==> flow/design.v <==
module mult(y,a,b);  
	output logic [15:0] y;
	input  logic [7:0] a,b;
	logic [15:0] y_tmp;
	logic [7:0]  a_tmp;
	logic [7:0]  b_tmp;
	logic [14:0] c1;
	logic [10:0] c2;            
	logic [14:0] out1;
	logic [12:0] out2;
	logic [10:0] out3;
	logic [8:0]  out4;
	logic [14:0] m_temp0;
	logic [13:0] m_temp1;
	logic [12:0] m_temp2;
	logic [11:0] m_temp3;
	logic [10:0] m_temp4;
	logic [9:0]  m_temp5;
	logic [8:0]  m_temp6;
	logic [7:0]  m_temp7;
	always_comb
		begin
			if(a[7])
				begin
					a_tmp = ~a+1'b1;
					if(b[7])
						begin
							b_tmp = ~b+1'b1;
							y = y_tmp ;
						end
					else
						begin
							b_tmp = b;
							y = ~y_tmp+1'b1;
						end
				end
			else
				begin
					a_tmp = a;
					if(b[7])
						begin
							b_tmp = ~b+1'b1;
							y = ~y_tmp+1'b1;
						end
					else
						begin
							b_tmp = b;
							y = y_tmp;
						end
				end
		end
	always_comb
		begin
			out1 = m_temp0 + m_temp1;
			out2 = m_temp2 + m_temp3;
			out3 = m_temp4 + m_temp5;
			out4 = m_temp6 + m_temp7;
			c1   = out1    + out2;
			c2   = out3    + out4;
			y_tmp= c1      + c2;
		end
	always_comb
		begin		
			m_temp0[14:7] = b_tmp[7]?a_tmp:8'b00000000;
			m_temp0[6:0]  = 7'b0000000;
			m_temp1[13:6] = b_tmp[6]?a_tmp:8'b00000000;
			m_temp1[5:0]  = 6'b000000;
			m_temp2[12:5] = b_tmp[5]?a_tmp:8'b00000000;
			m_temp2[4:0]  = 5'b00000;
			m_temp3[11:4] = b_tmp[4]?a_tmp:8'b00000000;
			m_temp3[3:0]  = 4'b0000;
			m_temp4[10:3] = b_tmp[3]?a_tmp:8'b00000000;
			m_temp4[2:0]  = 3'b000;
			m_temp5[9:2]  = b_tmp[2]?a_tmp:8'b00000000;
			m_temp5[1:0]  = 2'b00;
			m_temp6[8:1]  = b_tmp[1]?a_tmp:8'b00000000;
			m_temp6[0]    = 1'b0;
			m_temp7       = b_tmp[0]?a_tmp:8'b00000000;
		end
endmodule
	module cnm(rep,imp,rea,ima,req,imq);  
	output logic signed[15:0] rep, imp;
	input  logic signed[7:0] rea, req, ima, imq;
	logic signed[15:0] y0,y1,y2,y3;
	mult reaXreq (.y(y0), .a(rea), .b(req));
	mult imaXimq (.y(y1), .a(ima), .b(imq));
	mult reaXimq (.y(y2), .a(rea), .b(imq));
	mult imaXreq (.y(y3), .a(ima), .b(req));
	always_comb
		begin
			rep = y0-y1;
			imp = y2+y3;
		end
endmodule
module cnm_top (
    input  logic               clk,
    input  logic               rst,
    input  logic               in_valid,
    input  logic signed [7:0]  rea,
    input  logic signed [7:0]  ima,
    input  logic signed [7:0]  req,
    input  logic signed [7:0]  imq,
    output logic               out_valid,
    output logic signed [15:0] rep,
    output logic signed [15:0] imp
);
    logic signed [7:0]  rea_r, ima_r, req_r, imq_r;
    logic               valid_r;
    logic signed [15:0] rep_c, imp_c;
    cnm cnm (.rep(rep_c), .imp(imp_c), .rea(rea_r), .ima(ima_r), .req(req_r), .imq(imq_r));
    always_ff @(posedge clk) begin
        rea_r <= rea;
        ima_r <= ima;
        req_r <= req;
        imq_r <= imq;
        rep   <= rep_c;
        imp   <= imp_c;
        if (rst) begin
            valid_r   <= 1'b0;
            out_valid <= 1'b0;
        end else begin
            valid_r   <= in_valid;
            out_valid <= valid_r;
        end
    end
endmodule
* Reports on cnm_top
The steps from the RTL of cnm_top to its reports follow in flow order. Line numbers count from 1 in the design file above. Library cell names are shortened. A cell with -- has no value.
Inputs: design top cnm_top, clock clk, cell library sky130hd, timing corner tt_025C_1v80

* After elaboration
Source: Yosys, flattened and elaborated, memories not mapped. Widths are those after wreduce; folded enables and synchronous resets count as part of the registers. Registers that Yosys merges into a memory's read port (data or address) are not register bits. Print and check cells do not count. Equal cells are merged and count once.
Word-level totals: bits in registers 66, bits of input ports 35, output and inout port bits 33, word-level cells 102
Cells by class: add/subtract/negate cells 38, multiplexer cells 48, bitwise operators 8
Operators with widths (number):
- 8-bit 2-to-1 mux | 36
- 16-bit 2-to-1 mux | 12
- 15-bit by 11-bit adder with 16-bit output | 4
- 16-bit by 1-bit adder with 16-bit output with constant B | 4
- 16-bit NOT | 4
- 15-bit by 13-bit adder with 15-bit output | 4
- 15-bit by 14-bit adder with 15-bit output | 4
- 13-bit by 12-bit adder with 13-bit output | 4
- 11-bit by 10-bit adder with 11-bit output | 4
- 11-bit by 9-bit adder with 11-bit output | 4
- 9-bit by 8-bit adder with 9-bit output | 4
- 8-bit by 1-bit adder with 8-bit output with constant B | 4
- 8-bit NOT | 4
- 16-bit adder | 1
- 16-bit subtractor | 1

* Depth
Yosys ltp: most cells in a row. Word level: on the elaborated netlist, between registers, memories and ports. Mapped: between sequential cells and ports; inverters and the memories' decode and read muxes count.
Logic depth: word-level depth 12, ABC_AREA 0, gate-level depth with buffers 38, depth with buffers taken out 36

* After synthesis
Yosys stat after the flow's synthesis: flattened, memories mapped to cells. It holds for the ABC_AREA given above (unset counts as 0); a run with the other value may have another netlist. Totals and module areas in this step are rounded.
Cells by type:
- ha_1 | number 194, area in all 2.43E+03 um^2
- fa_1 | number 70, area in all 1.4E+03 um^2
- dfxtp_1 | number 66, area in all 1.32E+03 um^2
- xnor2_1 | number 146, area in all 1.28E+03 um^2
- xor2_1 | number 106, area in all 928.39 um^2
- nor2_1 | number 236, area in all 885.85 um^2
- inv_1 | number 168, area in all 630.605 um^2
- a21oi_1 | number 116, area in all 580.557 um^2
- nand2_1 | number 145, area in all 544.272 um^2
- o21bai_1 | number 41, area in all 307.795 um^2
- a21o_1 | number 40, area in all 300.288 um^2
- o21ai_0 | number 30, area in all 150.144 um^2
- nor2b_1 | number 20, area in all 125.12 um^2
- nand3_1 | number 23, area in all 115.11 um^2
- clkbuf_1 | number 27, area in all 101.347 um^2
- nand2b_1 | number 16, area in all 100.096 um^2
- a211oi_1 | number 13, area in all 97.594 um^2
- o21a_1 | number 12, area in all 90.086 um^2
Other cell types: 39; their cells: 147.
Mapped netlist: cells in the netlist 1616, synthesis area 12500 um^2, sequential area 1320 um^2, flip-flop cells 66, buffers 28
The figures by module come from a second, unflattened synthesis with its own total; it is not the netlist above.
Second synthesis, totals: cells (unflattened synthesis) 1827, area total of the unflattened synthesis 14300 um^2
Each row is one instance without its submodules.
Modules:
- mult | times used 4, cells 385, area 2860 um^2, sequential area 0.0 um^2
- cnm | times used 1, cells 219, area 1560 um^2, sequential area 0.0 um^2
- cnm_top | times used 1, cells 68, area 1330 um^2, sequential area 1320 um^2

* Path before layout
OpenSTA on the mapped netlist: ideal clock, no wires. The path of least setup slack (recovery checks aside). Input and output delay are each 20% of the period. Register names are those of the netlist, which keeps one name where synthesis merged equal registers.
Path after synthesis: path type register to register, start reg req_r[0], end reg imp[15], clock period 7.0 ns, library setup time 0.130 ns, launch time at the first pin 0.000 ns, data arrival time 7.140 ns, data required time 6.870 ns, slack -0.270 ns, path delay 7.270 ns, stages on the path 28, path buffers 3, synthesis period reached 7.27 ns
"path delay" is the arrival time less input delay plus setup time. "stages on the path": output pins that drive a net of the path, with the launching flip-flop's if there is one; two outputs of one cell count as two. "synthesis period reached" = period - worst setup slack (recovery checks aside). The figure is calculated, with input and output delays left at 20% of the set period. Between the ends stands the longest chain of elaborated cells between them, by number of cells; it is not shown to be the way that was timed. Of several equally long chains one is given. A line is the first line of the expression or statement that the cell stems from. Yosys adds cells for indexed reads and writes and turns some case tables into memories.
Between the ends, after synthesis: cell sequence dfxtp_1 > clkbuf_1 > inv_1 > clkbuf_1 > ha_1 > mux2i_1 > clkbuf_1 > nor2_1 > ha_1 > fa_1 > xnor2_1 > fa_1 > inv_1 > ha_1 > fa_1 > ha_1 > fa_1 > nor4_1 > or3b_2 > nand2_1 > xnor2_1 > ha_1 > and3_1 > a311oi_1 > a21oi_1 > a31oi_1 > o21ai_0 > xnor3_1, length of the longest elaborated chain 12, elaborated cells between the ends (all ways) 24, classes of those cells 10 x add/sub; 12 x mux; 2 x logic
Ends and longest elaborated chain, after synthesis:
- start, declared | line 107 | logic signed [7:0]  rea_r, ima_r, req_r, imq_r;
- start, assigned | line 114 | req_r <= req;
- 8-bit NOT | line 42 | b_tmp = ~b+1'b1;
- 8-bit by 1-bit adder with 8-bit output | line 42
- 8-bit 2-to-1 mux | line 40 | if(b[7])
- 8-bit 2-to-1 mux | line 78 | m_temp7 = b_tmp[0]?a_tmp:8'b00000000;
- 9-bit by 8-bit adder with 9-bit output | line 57 | out4 = m_temp6 + m_temp7;
- 11-bit by 9-bit adder with 11-bit output | line 59 | c2 = out3 + out4;
- 15-bit by 11-bit adder with 16-bit output | line 60 | y_tmp= c1 + c2;
- 16-bit NOT | line 43 | y = ~y_tmp+1'b1;
- 16-bit by 1-bit adder with 16-bit output | line 43
- 16-bit 2-to-1 mux | line 40
- 16-bit 2-to-1 mux | line 23 | if(a[7])
- 16-bit adder | line 92 | imp = y2+y3;
- end, assigned | line 117 | imp   <= imp_c;
- end, declared | line 105 | output logic signed [15:0] imp

* Path in the finished layout
Path of least setup slack in the final report of run 1 (OpenROAD, finished layout, wires in). Where an end is a register, its clock arrival counts in the times.
Path post-layout: path type register to register, start reg req_r[0], end reg rep[14], clock period 7.0 ns, library setup time 0.13 ns, launch time at the first pin 0.38 ns, data arrival time 7.34 ns, data required time 7.25 ns, slack -0.10 ns, stages on the path 36, path buffers 2
Between the ends stands the longest chain of elaborated cells between them, by number of cells; it is not shown to be the way that was timed. Of several equally long chains one is given.
Between the ends, post-layout: cell sequence dfxtp_1 > inv_1 > ha_4 > mux2i_4 > or2_4 > inv_1 > ha_1 > a21o_1 > a21oi_2 > buf_4 > xnor2_2 > fa_1 > inv_2 > ha_1 > a21o_1 > a21oi_4 > o21bai_2 > a21oi_4 > buf_4 > o21bai_1 > a21oi_1 > xnor2_1 > ha_1 > nor3_2 > o21ai_0 > nor2b_1 > nand2b_1 > xnor2_2 > nor3b_2 > nor2_1 > xnor2_1 > ha_2 > nor2_1 > mux2_2 > a311oi_2 > o311ai_2, length of the longest elaborated chain 12, elaborated cells between the ends (all ways) 24, classes of those cells 10 x add/sub; 12 x mux; 2 x logic
Ends and longest elaborated chain, post-layout:
- start, declared | line 107 | logic signed [7:0]  rea_r, ima_r, req_r, imq_r;
- start, assigned | line 114 | req_r <= req;
- 8-bit NOT | line 42 | b_tmp = ~b+1'b1;
- 8-bit by 1-bit adder with 8-bit output | line 42
- 8-bit 2-to-1 mux | line 40 | if(b[7])
- 8-bit 2-to-1 mux | line 78 | m_temp7 = b_tmp[0]?a_tmp:8'b00000000;
- 9-bit by 8-bit adder with 9-bit output | line 57 | out4 = m_temp6 + m_temp7;
- 11-bit by 9-bit adder with 11-bit output | line 59 | c2 = out3 + out4;
- 15-bit by 11-bit adder with 16-bit output | line 60 | y_tmp= c1 + c2;
- 16-bit NOT | line 43 | y = ~y_tmp+1'b1;
- 16-bit by 1-bit adder with 16-bit output | line 43
- 16-bit 2-to-1 mux | line 40
- 16-bit 2-to-1 mux | line 23 | if(a[7])
- 16-bit subtractor | line 91 | rep = y0-y1;
- end, assigned | line 116 | rep   <= rep_c;
- end, declared | line 104 | output logic signed [15:0] rep,

## Implementation results

Below are 3 stored runs of the flow (Yosys, OpenROAD; platform sky130hd) on cnm_top, each with its settings and what was measured, unordered. Constraints: input delay and output delay 20% of the set period each, output load 0.01 pF.
By "clock period achieved" is meant the clock period of the run minus its worst setup slack. This is arithmetic on one report: input and output delays are still those of the set period (20% each).
"allowed time less slack (worst setup path)" means the part of the period allowed to the worst setup path (the constraints hold back 20% at inputs and 20% at outputs) less its slack; where the path has registers, the arrival times of their clocks count too.
The measured numbers are rounded.

[run 1] flow files
==> flow/run.sh <==
#!/bin/bash
# the make line also repeats the synthesis and layout settings of config.mk as NAME=value (left out here)
make -C /OpenROAD-flow-scripts/flow DESIGN_CONFIG=/design/flow/config.mk WORK_HOME=/design/flow/orfs CLKGATE_MAP_FILE= finish
==> flow/config.mk <==
export PLATFORM = sky130hd
export DESIGN_NAME = cnm_top
export DESIGN_NICKNAME = cnm_top
export VERILOG_FILES = /design/flow/design.v
export SDC_FILE = /design/flow/constraint.sdc
export NUM_CORES = 4
export LEC_CHECK = 0
export CAP_MARGIN = 20
export CELL_PAD_IN_SITES_DETAIL_PLACEMENT = 1
export CORE_MARGIN = 2
export CORE_UTILIZATION = 35
export CTS_CLUSTER_SIZE = 84
export SETUP_SLACK_MARGIN = 0.07
export SLEW_MARGIN = 20
==> flow/constraint.sdc <==
create_clock -name core_clock -period 7.0 [get_ports {clk}]
set_input_delay 1.4000 -clock core_clock [delete_from_list [all_inputs] [get_ports {clk}]]
set_output_delay 1.4000 -clock core_clock [all_outputs]
set_load 0.01 [all_outputs]

[run 1] result: allowed time less slack (worst setup path) 7.10 ns; worst setup path kind register to register; smallest setup slack -0.095 ns; worst hold slack after layout 0.453 ns; clock period achieved 7.095 ns; area of the synthesized netlist 12500 um^2; die outline area 37100 um^2; standard-cell area after layout 16400 um^2; final design utilization 46.4%; setup TNS -0.109 ns

[run 2] flow files
==> flow/run.sh <==
#!/bin/bash
# the make line also repeats the synthesis and layout settings of config.mk as NAME=value (left out here)
make -C /OpenROAD-flow-scripts/flow DESIGN_CONFIG=/design/flow/config.mk WORK_HOME=/design/flow/orfs CLKGATE_MAP_FILE= finish
==> flow/config.mk <==
export PLATFORM = sky130hd
export DESIGN_NAME = cnm_top
export DESIGN_NICKNAME = cnm_top
export VERILOG_FILES = /design/flow/design.v
export SDC_FILE = /design/flow/constraint.sdc
export NUM_CORES = 4
export LEC_CHECK = 0
export CAP_MARGIN = 25
export CELL_PAD_IN_SITES_DETAIL_PLACEMENT = 1
export CELL_PAD_IN_SITES_GLOBAL_PLACEMENT = 1
export CORE_ASPECT_RATIO = 0.81
export CORE_MARGIN = 9
export CORE_UTILIZATION = 35
export CTS_CLUSTER_DIAMETER = 268
export CTS_CLUSTER_SIZE = 17
export MAX_ROUTING_LAYER = met4
export MIN_ROUTING_LAYER = met1
export PLACE_DENSITY_LB_ADDON = 0.11
export SLEW_MARGIN = 10
export TNS_END_PERCENT = 45
==> flow/constraint.sdc <==
create_clock -name core_clock -period 7.62 [get_ports {clk}]
set_input_delay 1.5240 -clock core_clock [delete_from_list [all_inputs] [get_ports {clk}]]
set_output_delay 1.5240 -clock core_clock [all_outputs]
set_load 0.01 [all_outputs]

[run 2] result: allowed time less slack (worst setup path) 7.18 ns; worst setup path kind register to register; smallest setup slack 0.435 ns; worst hold slack after layout 0.446 ns; clock period achieved 7.185 ns; area of the synthesized netlist 12500 um^2; die outline area 42800 um^2; standard-cell area after layout 14600 um^2; final design utilization 42.1%; setup TNS 0.000 ns

[run 3] flow files
==> flow/run.sh <==
#!/bin/bash
# the make line also repeats the synthesis and layout settings of config.mk as NAME=value (left out here)
make -C /OpenROAD-flow-scripts/flow DESIGN_CONFIG=/design/flow/config.mk WORK_HOME=/design/flow/orfs CLKGATE_MAP_FILE= finish
==> flow/config.mk <==
export PLATFORM = sky130hd
export DESIGN_NAME = cnm_top
export DESIGN_NICKNAME = cnm_top
export VERILOG_FILES = /design/flow/design.v
export SDC_FILE = /design/flow/constraint.sdc
export NUM_CORES = 4
export LEC_CHECK = 0
export CAP_MARGIN = 0
export CELL_PAD_IN_SITES_DETAIL_PLACEMENT = 1
export CORE_MARGIN = 5
export CORE_UTILIZATION = 20
export CTS_CLUSTER_SIZE = 17
export GPL_TIMING_DRIVEN = 1
export PLACE_DENSITY_LB_ADDON = 0.01
export SETUP_SLACK_MARGIN = 1.19
export SLEW_MARGIN = 40
export TNS_END_PERCENT = 20
==> flow/constraint.sdc <==
create_clock -name core_clock -period 4.54 [get_ports {clk}]
set_input_delay 0.9080 -clock core_clock [delete_from_list [all_inputs] [get_ports {clk}]]
set_output_delay 0.9080 -clock core_clock [all_outputs]
set_load 0.01 [all_outputs]

[run 3] result: allowed time less slack (worst setup path) 6.68 ns; worst setup path kind register to register; smallest setup slack -2.14 ns; worst hold slack after layout 0.439 ns; clock period achieved 6.683 ns; area of the synthesized netlist 12500 um^2; die outline area 67400 um^2; standard-cell area after layout 20300 um^2; final design utilization 32.9%; setup TNS -32.0 ns
